==> flow/design.v <==
`timescale 1ns / 1ps
module dataReg #(parameter dataWidth=8)(
input i_clk,
input [dataWidth-1:0] i_data,
input i_data_valid,
output reg [dataWidth-1:0] o_data,
output reg o_data_valid
);
always @(posedge i_clk)
begin
    if(i_data_valid)
        o_data <= i_data;
    o_data_valid <= i_data_valid;
end
endmodule
`timescale 1ns / 1ps
module lineBuffer #(parameter dataWidth=8, imageWidth=512)(
input   i_clk,
input   [dataWidth-1:0] i_data,
input   i_data_valid,
output  [dataWidth-1:0] o_data,
output  o_data_valid
);
wire [dataWidth-1:0] w_data_out [imageWidth-1:0];
wire [imageWidth-1:0] w_data_valid;
assign o_data = w_data_out[imageWidth-1];
assign o_data_valid = w_data_valid[imageWidth-1];
generate
    genvar i;
    for(i=0;i<imageWidth;i=i+1)
    begin:loop
        if(i==0)
            dataReg #(.dataWidth(dataWidth))DR0(
                .i_clk(i_clk),
                .i_data(i_data),
                .i_data_valid(i_data_valid),
                .o_data(w_data_out[i]),
                .o_data_valid(w_data_valid[i])
            );
         else
            dataReg #(.dataWidth(dataWidth))DR(
                .i_clk(i_clk),
                .i_data(w_data_out[i-1]),
                .i_data_valid(i_data_valid),
                .o_data(w_data_out[i]),
                .o_data_valid(w_data_valid[i])
            );
    end
endgenerate
endmodule
`timescale 1ns / 1ps
module imageBuffer #(parameter dataWidth=1,kernelWidth=5,kernelHeight=5,imageWidth=256)(
input        i_clk,
input        i_rst,
input  [dataWidth-1:0] i_pixel_data,
input        i_pixel_data_valid,
output [kernelWidth*kernelHeight*dataWidth-1:0] o_data,
output       o_data_valid
);
integer counter;
integer outDataCounter;
reg data_valid_int;
always @(posedge i_clk)
if(i_rst)
begin
    counter <= 0;
    data_valid_int <= 1'b0;
end
else
begin
    if(i_pixel_data_valid & !data_valid_int)
        counter <= counter+1;
    else if(!i_pixel_data_valid & data_valid_int)
        counter <= counter-1;
    if(counter >= (((kernelHeight+1)/2)*imageWidth+(kernelWidth+1)/2))
        data_valid_int <= 1'b1;
    else
        data_valid_int <= 1'b0;
end
always @(posedge i_clk)
begin
    if(i_rst)
        outDataCounter <= 0;
    else if(outDataCounter==imageWidth-1 & data_valid_int)
        outDataCounter <= 0;
    else if(data_valid_int)
        outDataCounter <= outDataCounter+1;
end
assign o_data_valid = data_valid_int & (outDataCounter<imageWidth-kernelWidth+1);
wire [dataWidth-1:0] w_data_reg_out [kernelWidth*kernelHeight-1:0];
wire [kernelWidth*kernelHeight-1:0] w_data_reg_out_valid;
wire [dataWidth-1:0] line_buff_out [kernelHeight-2:0];
wire [kernelHeight-2:0] line_buff_out_valid;
generate
genvar i,j,k;
    for(i=kernelHeight-1;i>=0;i=i-1)
    begin:l1
        for(j=kernelWidth-1;j>=0;j=j-1)
        begin:l2
            for(k=0;k<dataWidth;k=k+1)
            begin:l3
                assign o_data[(kernelHeight-1-i)*kernelWidth*dataWidth+(kernelWidth-1-j)*dataWidth+k] = w_data_reg_out[i*kernelWidth+j][k];
            end
        end
    end
endgenerate
generate
    for(i=0;i<kernelHeight;i=i+1)
    begin:oloop
        for(j=0;j<kernelWidth;j=j+1)
        begin:iloop
            if(i==0&j==0)  
            begin
                dataReg #(.dataWidth(dataWidth))dR0(
                    .i_clk(i_clk),
                    .i_data(i_pixel_data),  
                    .i_data_valid(i_pixel_data_valid),
                    .o_data(w_data_reg_out[i*kernelWidth+j]),
                    .o_data_valid(w_data_reg_out_valid[i*kernelWidth+j])
                );
            end
            else if(j==0)  
            begin
                dataReg #(.dataWidth(dataWidth))dR1(
                    .i_clk(i_clk),
                    .i_data(line_buff_out[i-1]),  
                    .i_data_valid(i_pixel_data_valid),
                    .o_data(w_data_reg_out[i*kernelWidth+j]),
                    .o_data_valid(w_data_reg_out_valid[i*kernelWidth+j])
                );
            end
            else 
            begin
                dataReg #(.dataWidth(dataWidth))dR2(
                    .i_clk(i_clk),
                    .i_data(w_data_reg_out[i*kernelWidth+j-1]),  
                    .i_data_valid(i_pixel_data_valid),
                    .o_data(w_data_reg_out[i*kernelWidth+j]),
                    .o_data_valid(w_data_reg_out_valid[i*kernelWidth+j])
                );
            end
        end
    end
endgenerate
generate
    for(i=0;i<kernelHeight-1;i=i+1)
    begin:loop
        if(i==0)
        begin
            lineBuffer #(.dataWidth(dataWidth),.imageWidth(imageWidth-kernelWidth))lB0(
                .i_clk(i_clk),
                .i_data(w_data_reg_out[kernelWidth-1]),
                .i_data_valid(i_pixel_data_valid),
                .o_data(line_buff_out[i]),
                .o_data_valid(line_buff_out_valid[i])
            );
        end
        else
        begin
            lineBuffer #(.dataWidth(dataWidth),.imageWidth(imageWidth-kernelWidth))lB(
                .i_clk(i_clk),
                .i_data(w_data_reg_out[(i+1)*kernelWidth-1]),
                .i_data_valid(i_pixel_data_valid),
                .o_data(line_buff_out[i]),
                .o_data_valid(line_buff_out_valid[i])
            );        
        end
    end
endgenerate
endmodule
`timescale 1ns / 1ps
module imageBuffer2 #(parameter dataWidth=1,kernelWidth=2,kernelHeight=2,imageWidth=256)(
input        i_clk,
input        i_rst,
input  [dataWidth-1:0] i_pixel_data,
input        i_pixel_data_valid,
output [kernelWidth*kernelHeight*dataWidth-1:0] o_data,
output  reg  o_data_valid
);
integer counter;
always @(posedge i_clk)
if(i_rst)
begin
    counter <= 0;
    o_data_valid <= 1'b0;
end
else
begin
    if(i_pixel_data_valid & !o_data_valid)
        counter <= counter+1;
    else if(!i_pixel_data_valid & o_data_valid)
        counter <= counter-1;
    if(counter == (((kernelHeight)/2)*imageWidth+((kernelWidth)/2)) & i_pixel_data_valid)
        o_data_valid <= 1'b1;
    else if(counter > (((kernelHeight)/2)*imageWidth+(kernelWidth)/2))
        o_data_valid <= 1'b1;
    else
        o_data_valid <= 1'b0;
end
wire [dataWidth-1:0] w_data_reg_out [kernelWidth*kernelHeight-1:0];
wire [kernelWidth*kernelHeight-1:0] w_data_reg_out_valid;
wire [dataWidth-1:0] line_buff_out [kernelHeight-2:0];
wire [kernelHeight-2:0] line_buff_out_valid;
generate
genvar i,j,k;
    for(i=kernelHeight-1;i>=0;i=i-1)
    begin:l1
        for(j=kernelWidth-1;j>=0;j=j-1)
        begin:l2
            for(k=0;k<dataWidth;k=k+1)
            begin:l3
                assign o_data[(kernelHeight-1-i)*kernelWidth*dataWidth+(kernelWidth-1-j)*dataWidth+k] = w_data_reg_out[i*kernelWidth+j][k];
            end
        end
    end
endgenerate
generate
    for(i=0;i<kernelHeight;i=i+1)
    begin:oloop
        for(j=0;j<kernelWidth;j=j+1)
        begin:iloop
            if(i==0&j==0)  
            begin
                dataReg #(.dataWidth(dataWidth))dR0(
                    .i_clk(i_clk),
                    .i_data(i_pixel_data),  
                    .i_data_valid(i_pixel_data_valid),
                    .o_data(w_data_reg_out[i*kernelWidth+j]),
                    .o_data_valid(w_data_reg_out_valid[i*kernelWidth+j])
                );
            end
            else if(j==0)  
            begin
                dataReg #(.dataWidth(dataWidth))dR1(
                    .i_clk(i_clk),
                    .i_data(line_buff_out[i-1]),  
                    .i_data_valid(i_pixel_data_valid),
                    .o_data(w_data_reg_out[i*kernelWidth+j]),
                    .o_data_valid(w_data_reg_out_valid[i*kernelWidth+j])
                );
            end
            else 
            begin
                dataReg #(.dataWidth(dataWidth))dR2(
                    .i_clk(i_clk),
                    .i_data(w_data_reg_out[i*kernelWidth+j-1]),  
                    .i_data_valid(i_pixel_data_valid),
                    .o_data(w_data_reg_out[i*kernelWidth+j]),
                    .o_data_valid(w_data_reg_out_valid[i*kernelWidth+j])
                );
            end
        end
    end
endgenerate
generate
    for(i=0;i<kernelHeight-1;i=i+1)
    begin:loop
        if(i==0)
        begin
            lineBuffer #(.dataWidth(dataWidth),.imageWidth(imageWidth))lB0(
                .i_clk(i_clk),
                .i_data(i_pixel_data),
                .i_data_valid(i_pixel_data_valid),
                .o_data(line_buff_out[i]),
                .o_data_valid(line_buff_out_valid[i])
            );
        end
        else
        begin
            lineBuffer #(.dataWidth(dataWidth),.imageWidth(imageWidth))lB(
                .i_clk(i_clk),
                .i_data(line_buff_out[i-1]),
                .i_data_valid(i_pixel_data_valid),
                .o_data(line_buff_out[i]),
                .o_data_valid(line_buff_out_valid[i])
            );        
        end
    end
endgenerate
endmodule
`timescale 1ns / 1ps
module Convolution #(parameter ConvData=1)(
input i_clk,
input i_rst,
input i_data_valid,
input [71:0]i_data,
output reg o_data_valid,
output reg [23:0]o_data
    );
  integer i;
  reg [23:0] sum,mul;reg [23:0] BiasAdd,x;
  function [15:0] coeff;
    input integer n;
    case(n)
        0: coeff = 16'b1001011101000;
        1: coeff = 16'b1010001110000;
        2: coeff = 16'b111011010110;
        3: coeff = 16'b1100100101010;
        4: coeff = 16'b11111100;
        5: coeff = 16'b1001001111111;
        6: coeff = 16'b1100011011100;
        7: coeff = 16'b110010000000;
        8: coeff = 16'b1010010110010;
        9: coeff = 16'b1110111110101011;
        10: coeff = 16'b11100110000;
        11: coeff = 16'b1111011100111111;
        12: coeff = 16'b10101010010;
        13: coeff = 16'b1100100101011;
        14: coeff = 16'b101100111100;
        15: coeff = 16'b100001010000;
        16: coeff = 16'b111101000111;
        17: coeff = 16'b110011011000;
        18: coeff = 16'b1000100101000;
        19: coeff = 16'b10110111;
        20: coeff = 16'b1101011111000110;
        21: coeff = 16'b1001001010110;
        22: coeff = 16'b101110100001;
        23: coeff = 16'b1101101111101010;
        24: coeff = 16'b111001110000;
        25: coeff = 16'b1001111001100;
        26: coeff = 16'b1101111001111011;
        default: coeff = 16'b0;
    endcase
  endfunction
  function [23:0] bias;
    input integer n;
    case(n)
        0: bias = 24'b1011000100;
        1: bias = 24'b111111111011001001000010;
        2: bias = 24'b101000010000101;
        default: bias = 24'b0;
    endcase
  endfunction
wire [23:0] b_sel = bias(ConvData-1);
always@(posedge i_clk)
o_data_valid <= i_rst ? 1'b0 : i_data_valid;
always@(posedge i_clk)
begin
 sum = 0;x=0;
    for(i=9*(ConvData-1);i<(9*ConvData);i=i+1)
    begin
        mul = $signed(i_data[(i-(9*(ConvData-1)))*8+:8])*$signed(coeff(i));
        x=$signed(x)+$signed(mul);             
    end
    sum =  $signed(x);
    BiasAdd <= $signed(sum) + $signed(b_sel); 
         if(!b_sel[23] &!sum[23] & BiasAdd[23])  
               begin
                   o_data[23] <= 1'b0;
                   o_data[22:0] <= {23{1'b1}};
               end
           else if(b_sel[23] & sum[23] &  !BiasAdd[23])  
               begin
                   o_data[23] <= 1'b1;
                   o_data[22:0] <= {23{1'b0}};
               end
           else
                   o_data <= BiasAdd;
 end 
endmodule
`timescale 1ns / 1ps
module ReLu  #(parameter dataWidth=16,weightIntWidth=4) (
    input           clk,
    input           rst,
    input   [2*dataWidth-1:0]   ReLu_Input,
    input relu_data_valid_In,
    output reg relu_data_valid_Out,
    output  reg [dataWidth+3:0]  out
);
always @(posedge clk)
begin
    relu_data_valid_Out <= rst ? 1'b0 : relu_data_valid_In;
    if($signed(ReLu_Input) >= 0)
    begin
        if(|ReLu_Input[2*dataWidth-1-:weightIntWidth+1])  
            out <= {1'b0,{(dataWidth+3){1'b1}}};  
        else
            out <= ReLu_Input[2*dataWidth-2-weightIntWidth-:dataWidth+4];
    end
    else 
        out <= 0;      
end
endmodule
`timescale 1ns / 1ps
module maxpoolLogic #(parameter imageWidth=256)(
input   i_clk,
input   i_reset_n,
input   i_data_valid,
output o_data_valid
    );
 reg count;
 integer pixelCounter;
 assign o_data_valid = (i_data_valid && (pixelCounter<26) && count);
 always @(posedge i_clk)
 if(!i_reset_n)
 begin
    pixelCounter <= 0;
    count <= 1'b0;
 end
 else
 begin
    if(i_data_valid && pixelCounter == (2*imageWidth-1))
        pixelCounter <= 0;
    else if(i_data_valid) begin
        pixelCounter <= pixelCounter + 1;
    end
    if(i_data_valid)
        count <= ~count;
 end
 endmodule
`timescale 1ns / 1ps
module maxPooler(
    input   i_clk,
    input   i_rst,
    input[63:0] i_data_MP,
    input i_data_valid_MP,
    output reg [15:0] out_data_MP,
    output out_data_valid
    );
    integer i;
    reg [15:0] largest;
    always @(posedge i_clk) begin
        if(i_data_valid_MP)begin
            largest = i_data_MP[15:0];
            for(i=0;i<4;i=i+1)
            begin
                if(i_data_MP[16*i +: 16] > largest)
                    largest = i_data_MP[i*16+:16];
            end
            out_data_MP <= largest;
        end
    end
 maxpoolLogic  #(.imageWidth(26)) MDL(
    .i_clk(i_clk),
    .i_reset_n(!i_rst),
    .i_data_valid(i_data_valid_MP),
    .o_data_valid(out_data_valid)
 );
endmodule
`timescale 1ns / 1ps
module Conv_ReLu_MaxPool #(parameter ConvKernel=1)
                           (input[71:0] inputData,
                           input inputValid,
                           input clk,
                           input rst,
                           output[15:0] MP_Out,
                           output MPOut_valid
    );
    wire out_data_valid;
    wire[71:0] out_data;
    wire data_conv_valid;
    wire[23:0] conv_data;
    wire relu_data_valid_Out;
    wire[15:0]relu_out;
    wire[63:0] Out;
    wire Out_valid;
    Convolution #(.ConvData(ConvKernel))conv (
    .i_clk(clk),
    .i_rst(rst),
    .i_data_valid(inputValid),
    .i_data(inputData),
    .o_data_valid(data_conv_valid),
    .o_data(conv_data)
        );
    ReLu  #(.dataWidth(12),.weightIntWidth(0)) ReLu 
        (.clk(clk), .rst(rst),
        .ReLu_Input(conv_data),
        .relu_data_valid_In(data_conv_valid),
        .relu_data_valid_Out(relu_data_valid_Out),
        .out(relu_out));
     imageBuffer2 #(.dataWidth(16),.kernelWidth(2),.kernelHeight(2),.imageWidth(26)) IB2 (
               . i_clk(clk),
               .i_rst(rst),
               .i_pixel_data(relu_out),
               .i_pixel_data_valid(relu_data_valid_Out),
               .o_data(Out), 
               .o_data_valid(Out_valid) 
             );
      maxPooler MP(
                 .i_clk(clk),
                 .i_rst(rst),
                 .i_data_MP(Out),
                 .i_data_valid_MP(Out_valid),
                 .out_data_MP(MP_Out),
                 .out_data_valid(MPOut_valid)
                 );
endmodule
`timescale 1ns / 1ps
module cnn_layer1 (
    input         clk,
    input         rst,
    input  [7:0]  pix_in,
    input         pix_valid,
    output [15:0] mp_out0,
    output        mp_valid0,
    output [15:0] mp_out1,
    output        mp_valid1,
    output [15:0] mp_out2,
    output        mp_valid2
);
    wire [71:0] win_data;
    wire        win_valid;
    imageBuffer #(.dataWidth(8),.kernelWidth(3),.kernelHeight(3),.imageWidth(28)) IB (
        .i_clk(clk),
        .i_rst(rst),
        .i_pixel_data(pix_in),
        .i_pixel_data_valid(pix_valid),
        .o_data(win_data),
        .o_data_valid(win_valid)
    );
    Conv_ReLu_MaxPool #(.ConvKernel(1)) CRM1 (
        .inputData(win_data), .inputValid(win_valid), .clk(clk), .rst(rst),
        .MP_Out(mp_out0), .MPOut_valid(mp_valid0));
    Conv_ReLu_MaxPool #(.ConvKernel(2)) CRM2 (
        .inputData(win_data), .inputValid(win_valid), .clk(clk), .rst(rst),
        .MP_Out(mp_out1), .MPOut_valid(mp_valid1));
    Conv_ReLu_MaxPool #(.ConvKernel(3)) CRM3 (
        .inputData(win_data), .inputValid(win_valid), .clk(clk), .rst(rst),
        .MP_Out(mp_out2), .MPOut_valid(mp_valid2));
endmodule
# Step by step through the tools: cnn_layer1
# Each step is given for the RTL above and for the edited RTL.
# Lines under "orig" count in the file above, lines under "edited" in the edited file.
# "change" is "edited" less "orig", of the values as shown.
# Operators carry their Yosys type and port widths (W data, S select, Z words).
# Not given: -
[inputs] top_module="cnn_layer1" clk_port="clk" library="sky130hd" lib_corner="tt_025C_1v80"

# Edit of the RTL
# Unified diff, file above to edited file.
# A script made this edit. It changes what the design does and was not meant as an optimisation.
# begin of diff
@@ -340,5 +340,5 @@
     for(i=9*(ConvData-1);i<(9*ConvData);i=i+1)
     begin
-        mul = $signed(i_data[(i-(9*(ConvData-1)))*8+:8])*$signed(coeff(i));
+        mul = $signed(i_data[(i-(9*(ConvData-1)))*8+:8])&$signed(coeff(i));
         x=$signed(x)+$signed(mul);             
     end
# end of diff

# Elaborated design
# Yosys after proc, flatten, opt, wreduce and memory -nomap, before mapping. Print and check cells are not counted. Equal cells are merged and count once.
[bits] item="regBits" orig=2321 edited=2321 change=0
[bits] item="output_inout_bits" orig=51 edited=51 change=0
[op_classes] item="n_cmp" orig=20 edited=20 change=0
[op_classes] item="equal" orig=7 edited=7 change=0
[op_classes] item="logic" orig=22 edited=22 change=0
[op_classes] item="mux" orig=36 edited=36 change=0
[op_classes] item="n_addsub" orig=39 edited=39 change=0
[op_classes] item="mul" orig=27 edited=0 change=-27
[op_classes] item="reduce_and_logical" orig=29 edited=29 change=0
[op_table] operator="$add A24 B21 Y24" orig=7 edited=0 change=-7
[op_table] operator="$add A24 B22 Y24" orig=7 edited=0 change=-7
[op_table] operator="$mul A8 B13 Y21 const B" orig=6 edited=0 change=-6
[op_table] operator="$mul A8 B14 Y22 const B" orig=5 edited=0 change=-5
[op_table] operator="$mul A8 B11 Y19 const B" orig=4 edited=0 change=-4
[op_table] operator="$mul A8 B12 Y20 const B" orig=3 edited=0 change=-3
[op_table] operator="$mul A8 B9 Y17 const B" orig=3 edited=0 change=-3
[op_table] operator="$add A23 B21 Y24" orig=2 edited=0 change=-2
[op_table] operator="$add A24 B16 Y24 const B" orig=2 edited=0 change=-2
[op_table] operator="$add A24 B23 Y24" orig=2 edited=0 change=-2
[op_table] operator="$mul A8 B10 Y18 const B" orig=2 edited=0 change=-2
[op_table] operator="$add A14 B12 Y15" orig=0 edited=2 change=2
[op_table] operator="$add A15 B13 Y16" orig=0 edited=2 change=2
[op_table] operator="$add A17 B13 Y18" orig=0 edited=2 change=2
[op_table] operator="$add A18 B13 Y19" orig=0 edited=2 change=2
[op_table] operator="$add A19 B13 Y20" orig=0 edited=2 change=2
[op_table] operator="$add A20 B13 Y21" orig=0 edited=2 change=2
[op_table] operator="$add A22 B16 Y23 const B" orig=0 edited=2 change=2
[op_table] operator="$logic_not A1 Y1" orig=9 edited=8 change=-1
[op_table] operator="$add A22 B17 Y23" orig=1 edited=0 change=-1
[op_table] operator="$add A22 B20 Y23" orig=1 edited=0 change=-1
[op_table] operator="$add A22 B22 Y23" orig=1 edited=0 change=-1
[op_table] operator="$add A23 B23 Y24" orig=1 edited=0 change=-1
[op_table] operator="$add A24 B11 Y24 const B" orig=1 edited=0 change=-1
[op_table] operator="$add A24 B17 Y24" orig=1 edited=0 change=-1
[op_table] operator="$add A24 B20 Y24" orig=1 edited=0 change=-1
[op_table] operator="$mul A8 B15 Y23 const B" orig=1 edited=0 change=-1
[op_table] operator="$mul A8 B6 Y14 const B" orig=1 edited=0 change=-1
# Unchanged operator kinds not shown: 18.
# The list need not be complete.

# Logic depth
# Longest topological path by Yosys (ltp), each cell counted once; first at word level (registers and memories cut), then after technology mapping (sequential cells cut; the memories' decode and read muxes count).
[logic_depth] item="word_depth" orig=11 edited=10 change=-1
[logic_depth] item="abc_area" orig="0" edited="0"
[logic_depth] item="mapped_depth" orig=46 edited=35 change=-11
[logic_depth] item="mapped_depth_nobuf" orig=45 edited=32 change=-13

# Netlist
# Source: synth_stat.txt of the flow (Yosys; design flattened, memories mapped). It holds for the ABC_AREA given above (unset counts as 0); a run with the other value may have another netlist.
[mapped] item="cells" orig=10521 edited=5025 change=-5496
[mapped] item="flip_flops" orig=2279 edited=2049 change=-230
[mapped] item="area_mm2" orig=0.1356151 edited=0.0788556 change=-0.0567595
[mapped] item="seq_area_mm2" orig=0.0642817 edited=0.0576253 change=-0.0066564
[types] type="sky130_fd_sc_hd__inv_1" orig=1964 edited=225 change=-1739
[types] type="sky130_fd_sc_hd__ha_1" orig=1466 edited=364 change=-1102
[types] type="sky130_fd_sc_hd__fa_1" orig=1123 edited=104 change=-1019
[types] type="sky130_fd_sc_hd__xnor2_1" orig=346 edited=118 change=-228
[types] type="sky130_fd_sc_hd__nor2_1" orig=550 edited=340 change=-210
[types] type="sky130_fd_sc_hd__edfxtp_1" orig=1864 edited=1659 change=-205
[types] type="sky130_fd_sc_hd__a21oi_1" orig=413 edited=234 change=-179
[types] type="sky130_fd_sc_hd__xor2_1" orig=229 edited=136 change=-93
[types] type="sky130_fd_sc_hd__a21o_1" orig=136 edited=72 change=-64
[types] type="sky130_fd_sc_hd__o21bai_1" orig=70 edited=13 change=-57
[types] type="sky130_fd_sc_hd__mux2i_1" orig=129 edited=74 change=-55
[types] type="sky130_fd_sc_hd__nor3_1" orig=101 edited=48 change=-53
[types] type="sky130_fd_sc_hd__o21ai_0" orig=197 edited=147 change=-50
[types] type="sky130_fd_sc_hd__nor2b_1" orig=129 edited=81 change=-48
[types] type="sky130_fd_sc_hd__or2_2" orig=53 edited=15 change=-38
[types] type="sky130_fd_sc_hd__nand4_1" orig=83 edited=47 change=-36
[types] type="sky130_fd_sc_hd__o21a_1" orig=64 edited=36 change=-28
[types] type="sky130_fd_sc_hd__dfxtp_1" orig=415 edited=390 change=-25
# Unchanged cell types not shown: 7.
# The list need not be complete.
# By module: a second synthesis without flattening, with its own total; a netlist apart from the flattened one above.
[unflattened] item="cells_unflattened" orig=11829 edited=6457 change=-5372
[unflattened] item="hier_area_mm2" orig=0.1501503 edited=0.0985783 change=-0.0515720
# Rows give one instance, submodules left out.
[modules_orig] mod="dataReg #(dataWidth=16)" mod_area_mm2=0.0005005 n_cells=17 seq_area_mm2=0.0005005 instances=90
[modules_orig] mod="Convolution #(ConvData=3)" mod_area_mm2=0.0217509 n_cells=2255 seq_area_mm2=0.0009809 instances=1
[modules_orig] mod="Convolution #(ConvData=2)" mod_area_mm2=0.020103 n_cells=2003 seq_area_mm2=0.0009809 instances=1
[modules_orig] mod="Convolution #(ConvData=1)" mod_area_mm2=0.0198027 n_cells=2138 seq_area_mm2=0.0009809 instances=1
[modules_orig] mod="dataReg #(dataWidth=8)" mod_area_mm2=0.0002602 n_cells=9 seq_area_mm2=0.0002602 instances=59
[modules_orig] mod="maxPooler" mod_area_mm2=0.0029103 n_cells=345 seq_area_mm2=0.0004805 instances=3
[modules_orig] mod="imageBuffer2" mod_area_mm2=0.002829 n_cells=360 seq_area_mm2=0.0006606 instances=3
[modules_orig] mod="maxpoolLogic #(imageWidth=26)" mod_area_mm2=0.0016966 n_cells=199 seq_area_mm2=0.0006606 instances=3
[modules_orig] mod="imageBuffer" mod_area_mm2=0.0043166 n_cells=555 seq_area_mm2=0.0013012 instances=1
[modules_orig] mod="ReLu" mod_area_mm2=0.0004905 n_cells=35 seq_area_mm2=0.0003403 instances=3
[modules_orig] mod="lineBuffer" mod_area_mm2=0 n_cells=0 seq_area_mm2=0 instances=3
[modules_orig] mod="lineBuffer" mod_area_mm2=0 n_cells=0 seq_area_mm2=0 instances=2
[modules_orig] mod="Conv_ReLu_MaxPool #(ConvKernel=1)" mod_area_mm2=0 n_cells=0 seq_area_mm2=0 instances=1
[modules_orig] mod="Conv_ReLu_MaxPool #(ConvKernel=2)" mod_area_mm2=0 n_cells=0 seq_area_mm2=0 instances=1
# orig: Further modules, not shown: 2.
[modules_edited] mod="dataReg #(dataWidth=16)" mod_area_mm2=0.0005005 n_cells=17 seq_area_mm2=0.0005005 instances=90
[modules_edited] mod="dataReg #(dataWidth=8)" mod_area_mm2=0.0002602 n_cells=9 seq_area_mm2=0.0002602 instances=59
[modules_edited] mod="maxPooler" mod_area_mm2=0.002899 n_cells=344 seq_area_mm2=0.0004805 instances=3
[modules_edited] mod="imageBuffer2" mod_area_mm2=0.0028678 n_cells=374 seq_area_mm2=0.0006606 instances=3
[modules_edited] mod="maxpoolLogic #(imageWidth=26)" mod_area_mm2=0.0016966 n_cells=199 seq_area_mm2=0.0006606 instances=3
[modules_edited] mod="imageBuffer" mod_area_mm2=0.0046144 n_cells=579 seq_area_mm2=0.0013012 instances=1
[modules_edited] mod="Convolution #(ConvData=2)" mod_area_mm2=0.0037498 n_cells=383 seq_area_mm2=0.0009609 instances=1
[modules_edited] mod="Convolution #(ConvData=3)" mod_area_mm2=0.0036335 n_cells=365 seq_area_mm2=0.0009609 instances=1
[modules_edited] mod="Convolution #(ConvData=1)" mod_area_mm2=0.002321 n_cells=213 seq_area_mm2=0.0006606 instances=1
[modules_edited] mod="ReLu" mod_area_mm2=0.0004905 n_cells=35 seq_area_mm2=0.0003403 instances=3
[modules_edited] mod="lineBuffer" mod_area_mm2=0 n_cells=0 seq_area_mm2=0 instances=3
[modules_edited] mod="lineBuffer" mod_area_mm2=0 n_cells=0 seq_area_mm2=0 instances=2
[modules_edited] mod="Conv_ReLu_MaxPool #(ConvKernel=1)" mod_area_mm2=0 n_cells=0 seq_area_mm2=0 instances=1
[modules_edited] mod="Conv_ReLu_MaxPool #(ConvKernel=2)" mod_area_mm2=0 n_cells=0 seq_area_mm2=0 instances=1
# edited: Further modules, not shown: 2.

# Path before layout
# Source: OpenSTA report_checks on the synthesized netlist (no wires, ideal clock, input and output delay 20% of the period each), path of least setup slack; recovery checks are left aside. Register names are those of the netlist, which keeps one name where synthesis merged equal registers.
[synth_path] item="kind" orig="reg-to-reg" edited="reg-to-reg"
[synth_path] item="from" orig="register CRM2.ReLu.relu_data_valid_Out" edited="register CRM2.ReLu.relu_data_valid_Out"
[synth_path] item="to" orig="register CRM2.IB2.counter[31]" edited="register CRM2.IB2.counter[31]"
[synth_path] item="arrival_ns" orig=36.513 edited=31.685 change=-4.828
[synth_path] item="setup_ns" orig=0.128 edited=0.115 change=-0.013
[synth_path] item="period_ns" orig=14.0 edited=14.0 change=0.0
[synth_path] item="path_delay_ns" orig=36.641 edited=31.800 change=-4.841
[synth_path] item="stages" orig=14 edited=14 change=0
[synth_path] item="t_first_pin_ns" orig=0.000 edited=0.000 change=0.000
[synth_path] item="slack_ns" orig=-22.640 edited=-17.799 change=4.841
[synth_path] item="synth_period_reached_ns" orig=36.64 edited=31.799 change=-4.841
# "path_delay_ns" = arrival - input delay + setup time.
# "stages" counts driving pins, that of a launching flip-flop among them; a cell with two outputs on the path counts twice.
# "synth_period_reached_ns" = period - worst setup slack (recovery checks aside). The figure is calculated, with input and output delays left at 20% of the set period.
# Between the ends stands the longest chain of elaborated cells between them, by number of cells; it is not shown to be the way that was timed. Of several equally long chains one is given.
# Each line given opens the expression or statement behind the cell; cells for indexed reads and writes are added by Yosys, which also makes memories of some case tables.
# A register here has more assigning lines than the two given.
[synth_via_orig] cell_sequence="sky130_fd_sc_hd__dfxtp_1 sky130_fd_sc_hd__ha_1 sky130_fd_sc_hd__inv_1 sky130_fd_sc_hd__ha_1 sky130_fd_sc_hd__or3_1 sky130_fd_sc_hd__o221a_2 sky130_fd_sc_hd__o31a_1 sky130_fd_sc_hd__a31oi_1 sky130_fd_sc_hd__o41a_1 sky130_fd_sc_hd__a21oi_1 sky130_fd_sc_hd__a41oi_1 sky130_fd_sc_hd__mux2_2 sky130_fd_sc_hd__xnor2_1 sky130_fd_sc_hd__nor2_1" elab_chain_cells=4
[synth_rtl_orig] item="from (decl)" line_no=367 source="output reg relu_data_valid_Out,"
[synth_rtl_orig] item="from (assign)" line_no=372 source="relu_data_valid_Out <= rst ? 1'b0 : relu_data_valid_In;"
[synth_rtl_orig] item="$logic_not A1 Y1" line_no=191 source="else if(!i_pixel_data_valid & o_data_valid)"
[synth_rtl_orig] item="$and A1 B1 Y1" line_no=191
[synth_rtl_orig] item="$mux W32" line_no=191
[synth_rtl_orig] item="$mux W32" line_no=189 source="if(i_pixel_data_valid & !o_data_valid)"
[synth_rtl_orig] item="to (assign)" line_no=190 source="counter <= counter+1;"
[synth_rtl_orig] item="to (assign)" line_no=192 source="counter <= counter-1;"
[synth_rtl_orig] item="to (decl)" line_no=180 source="integer counter;"
[synth_via_edited] cell_sequence="sky130_fd_sc_hd__dfxtp_1 sky130_fd_sc_hd__ha_1 sky130_fd_sc_hd__inv_1 sky130_fd_sc_hd__ha_1 sky130_fd_sc_hd__a211oi_1 sky130_fd_sc_hd__o21ai_0 sky130_fd_sc_hd__and4bb_1 sky130_fd_sc_hd__nor2_1 sky130_fd_sc_hd__o21ai_0 sky130_fd_sc_hd__a2111oi_1 sky130_fd_sc_hd__o311ai_0 sky130_fd_sc_hd__xnor2_1 sky130_fd_sc_hd__and3_1 sky130_fd_sc_hd__o21a_1" elab_chain_cells=4
[synth_rtl_edited] item="from (decl)" line_no=367 source="output reg relu_data_valid_Out,"
[synth_rtl_edited] item="from (assign)" line_no=372 source="relu_data_valid_Out <= rst ? 1'b0 : relu_data_valid_In;"
[synth_rtl_edited] item="$logic_not A1 Y1" line_no=191 source="else if(!i_pixel_data_valid & o_data_valid)"
[synth_rtl_edited] item="$and A1 B1 Y1" line_no=191
[synth_rtl_edited] item="$mux W32" line_no=191
[synth_rtl_edited] item="$mux W32" line_no=189 source="if(i_pixel_data_valid & !o_data_valid)"
[synth_rtl_edited] item="to (assign)" line_no=190 source="counter <= counter+1;"
[synth_rtl_edited] item="to (assign)" line_no=192 source="counter <= counter-1;"
[synth_rtl_edited] item="to (decl)" line_no=180 source="integer counter;"

# Worst path after layout
# From the final timing report of the runs of pair A: the path of least setup slack in the routed layout; clock arrival at registers is part of the times.
[layout_path] item="kind" orig="reg-to-reg" edited="reg-to-reg"
[layout_path] item="from" orig="register IB.oloop[1].iloop[0].genblk1.genblk1.dR1.o_data[3]" edited="register CRM2.IB2.oloop[1].iloop[0].genblk1.genblk1.dR1.o_data[9]"
[layout_path] item="to" orig="register CRM2.conv.o_data[8]" edited="register CRM2.MP.out_data_MP[10]"
[layout_path] item="arrival_ns" orig=13.23 edited=8.64 change=-4.59
[layout_path] item="period_ns" orig=14.0 edited=14.0 change=0.0
[layout_path] item="slack_ns" orig=1.52 edited=6.00 change=4.48
[layout_path] item="stages" orig=43 edited=32 change=-11
[layout_path] item="t_first_pin_ns" orig=0.94 edited=0.82 change=-0.12
[layout_path] item="setup_ns" orig=0.10 edited=0.17 change=0.07
# Between the ends stands the longest chain of elaborated cells between them, by number of cells; it is not shown to be the way that was timed. Of several equally long chains one is given.
# A register here has more assigning lines than the two given.
[layout_via_orig] cell_sequence="sky130_fd_sc_hd__edfxtp_1 sky130_fd_sc_hd__ha_1 sky130_fd_sc_hd__inv_1 sky130_fd_sc_hd__fa_1 sky130_fd_sc_hd__inv_1 sky130_fd_sc_hd__ha_1 sky130_fd_sc_hd__inv_1 sky130_fd_sc_hd__fa_1 sky130_fd_sc_hd__inv_1 sky130_fd_sc_hd__ha_1 sky130_fd_sc_hd__inv_1 sky130_fd_sc_hd__fa_1 sky130_fd_sc_hd__nor2b_1 sky130_fd_sc_hd__o21ai_0 sky130_fd_sc_hd__a21boi_0 sky130_fd_sc_hd__o21ai_0 sky130_fd_sc_hd__a21boi_0 sky130_fd_sc_hd__o21ai_0 [7 not listed] sky130_fd_sc_hd__fa_1 sky130_fd_sc_hd__inv_1 sky130_fd_sc_hd__fa_1 sky130_fd_sc_hd__inv_1 sky130_fd_sc_hd__fa_1 sky130_fd_sc_hd__fa_1 sky130_fd_sc_hd__fa_1 sky130_fd_sc_hd__inv_1 sky130_fd_sc_hd__fa_1 sky130_fd_sc_hd__ha_1 sky130_fd_sc_hd__nand4_1 sky130_fd_sc_hd__nor4_1 sky130_fd_sc_hd__o31ai_1 sky130_fd_sc_hd__o21bai_1 sky130_fd_sc_hd__a21oi_1 sky130_fd_sc_hd__xnor2_1 sky130_fd_sc_hd__and2b_1 sky130_fd_sc_hd__and2b_1" elab_chain_cells=6
[layout_rtl_orig] item="from (decl)" line_no=6 source="output reg [dataWidth-1:0] o_data,"
[layout_rtl_orig] item="from (assign)" line_no=12 source="o_data <= i_data;"
[layout_rtl_orig] item="$mul A8 B11 Y19" line_no=342 source="mul = $signed(i_data[(i-(9*(ConvData-1)))*8+:8])*$signed(coeff(i));"
[layout_rtl_orig] item="$add A24 B21 Y24 (4 in a row)" line_no=343 source="x=$signed(x)+$signed(mul);"
[layout_rtl_orig] item="$and A1 B1 Y1" line_no=352 source="else if(b_sel[23] & sum[23] &  !BiasAdd[23])"
[layout_rtl_orig] item="to (assign)" line_no=350 source="o_data[22:0] <= {23{1'b1}};"
[layout_rtl_orig] item="to (assign)" line_no=358 source="o_data <= BiasAdd;"
[layout_rtl_orig] item="to (decl)" line_no=288 source="output reg [23:0]o_data"
[layout_via_edited] cell_sequence="sky130_fd_sc_hd__edfxtp_1 sky130_fd_sc_hd__ha_1 sky130_fd_sc_hd__a21o_1 sky130_fd_sc_hd__a21o_1 sky130_fd_sc_hd__a21o_1 sky130_fd_sc_hd__a21o_1 sky130_fd_sc_hd__a21o_1 sky130_fd_sc_hd__a221o_1 sky130_fd_sc_hd__o31ai_4 sky130_fd_sc_hd__mux2i_1 sky130_fd_sc_hd__ha_1 sky130_fd_sc_hd__nor2b_1 sky130_fd_sc_hd__o21a_1 sky130_fd_sc_hd__o21a_1 sky130_fd_sc_hd__o21ai_0 sky130_fd_sc_hd__nand2b_1 sky130_fd_sc_hd__a21oi_1 sky130_fd_sc_hd__o21ai_0 sky130_fd_sc_hd__o31ai_2 sky130_fd_sc_hd__buf_4 sky130_fd_sc_hd__nor2_1 sky130_fd_sc_hd__or2_2 sky130_fd_sc_hd__ha_1 sky130_fd_sc_hd__o21ai_0 sky130_fd_sc_hd__nand2b_1 sky130_fd_sc_hd__a21oi_1 sky130_fd_sc_hd__o21ai_0 sky130_fd_sc_hd__o221ai_1 sky130_fd_sc_hd__a21oi_2 sky130_fd_sc_hd__buf_4 sky130_fd_sc_hd__nand2_1 sky130_fd_sc_hd__o31ai_2" elab_chain_cells=8
[layout_rtl_edited] item="from (decl)" line_no=6 source="output reg [dataWidth-1:0] o_data,"
[layout_rtl_edited] item="from (assign)" line_no=12 source="o_data <= i_data;"
[layout_rtl_edited] item="$gt A16 B16 Y1" line_no=427 source="if(i_data_MP[16*i +: 16] > largest)"
[layout_rtl_edited] item="$mux W16" line_no=427
[layout_rtl_edited] item="$mux W16" line_no=423 source="if(i_data_valid_MP)begin"
[layout_rtl_edited] item="$gt A16 B16 Y1" line_no=427
[layout_rtl_edited] item="$mux W16" line_no=427
[layout_rtl_edited] item="$mux W16" line_no=423
[layout_rtl_edited] item="$gt A16 B16 Y1" line_no=427
[layout_rtl_edited] item="$mux W16" line_no=427
[layout_rtl_edited] item="to (assign)" line_no=430 source="out_data_MP <= largest;"
[layout_rtl_edited] item="to (decl)" line_no=417 source="output reg [15:0] out_data_MP,"

# Layout results
# Runs of the flow (Yosys, OpenROAD) on both versions; the two runs of a pair have the same settings. The constraints put input and output delay at 20% of the set period each and load the outputs with 0.01 pF.
[settings_pair_A] CORE_UTILIZATION=40 PLACE_DENSITY=0.6 period_ns=14.0 CAP_MARGIN=20 CORE_MARGIN=2 SLEW_MARGIN=20
[results_pair_A] item="util_pct" orig=44.6 edited=45.9 change=1.3
[results_pair_A] item="total_die_area_mm2" orig=0.343713 edited=0.200708 change=-0.143005
[results_pair_A] item="worst_setup_slack_ns" orig=1.519 edited=5.997 change=4.478
[results_pair_A] item="ys_area_mm2" orig=0.1356151 edited=0.0788556 change=-0.0567595
[results_pair_A] item="ws_hold_ns" orig=0.329 edited=0.306 change=-0.023
[results_pair_A] item="achieved_period_ns" orig=12.481 edited=8.003 change=-4.478
[settings_pair_B] CELL_PAD_IN_SITES_DETAIL_PLACEMENT=1 CORE_MARGIN=7 CORE_UTILIZATION=32 CTS_CLUSTER_DIAMETER=148 GPL_ROUTABILITY_DRIVEN=1 SETUP_SLACK_MARGIN=-1.02 SLEW_MARGIN=25 TNS_END_PERCENT=30 period_ns=16.6 CAP_MARGIN=20
[results_pair_B] item="util_pct" orig=36.1 edited=37.0 change=0.9
[results_pair_B] item="total_die_area_mm2" orig=0.442218 edited=0.260518 change=-0.181700
[results_pair_B] item="worst_setup_slack_ns" orig=3.608 edited=8.369 change=4.761
[results_pair_B] item="ys_area_mm2" orig=0.1356151 edited=0.0788556 change=-0.0567595
[results_pair_B] item="ws_hold_ns" orig=0.356 edited=0.299 change=-0.057
[results_pair_B] item="achieved_period_ns" orig=12.992 edited=8.231 change=-4.761
# "achieved_period_ns": clock period set for the run, less the worst setup slack. It is reckoned from that one timing run; input and output delays stay at 20% of the period that was set.
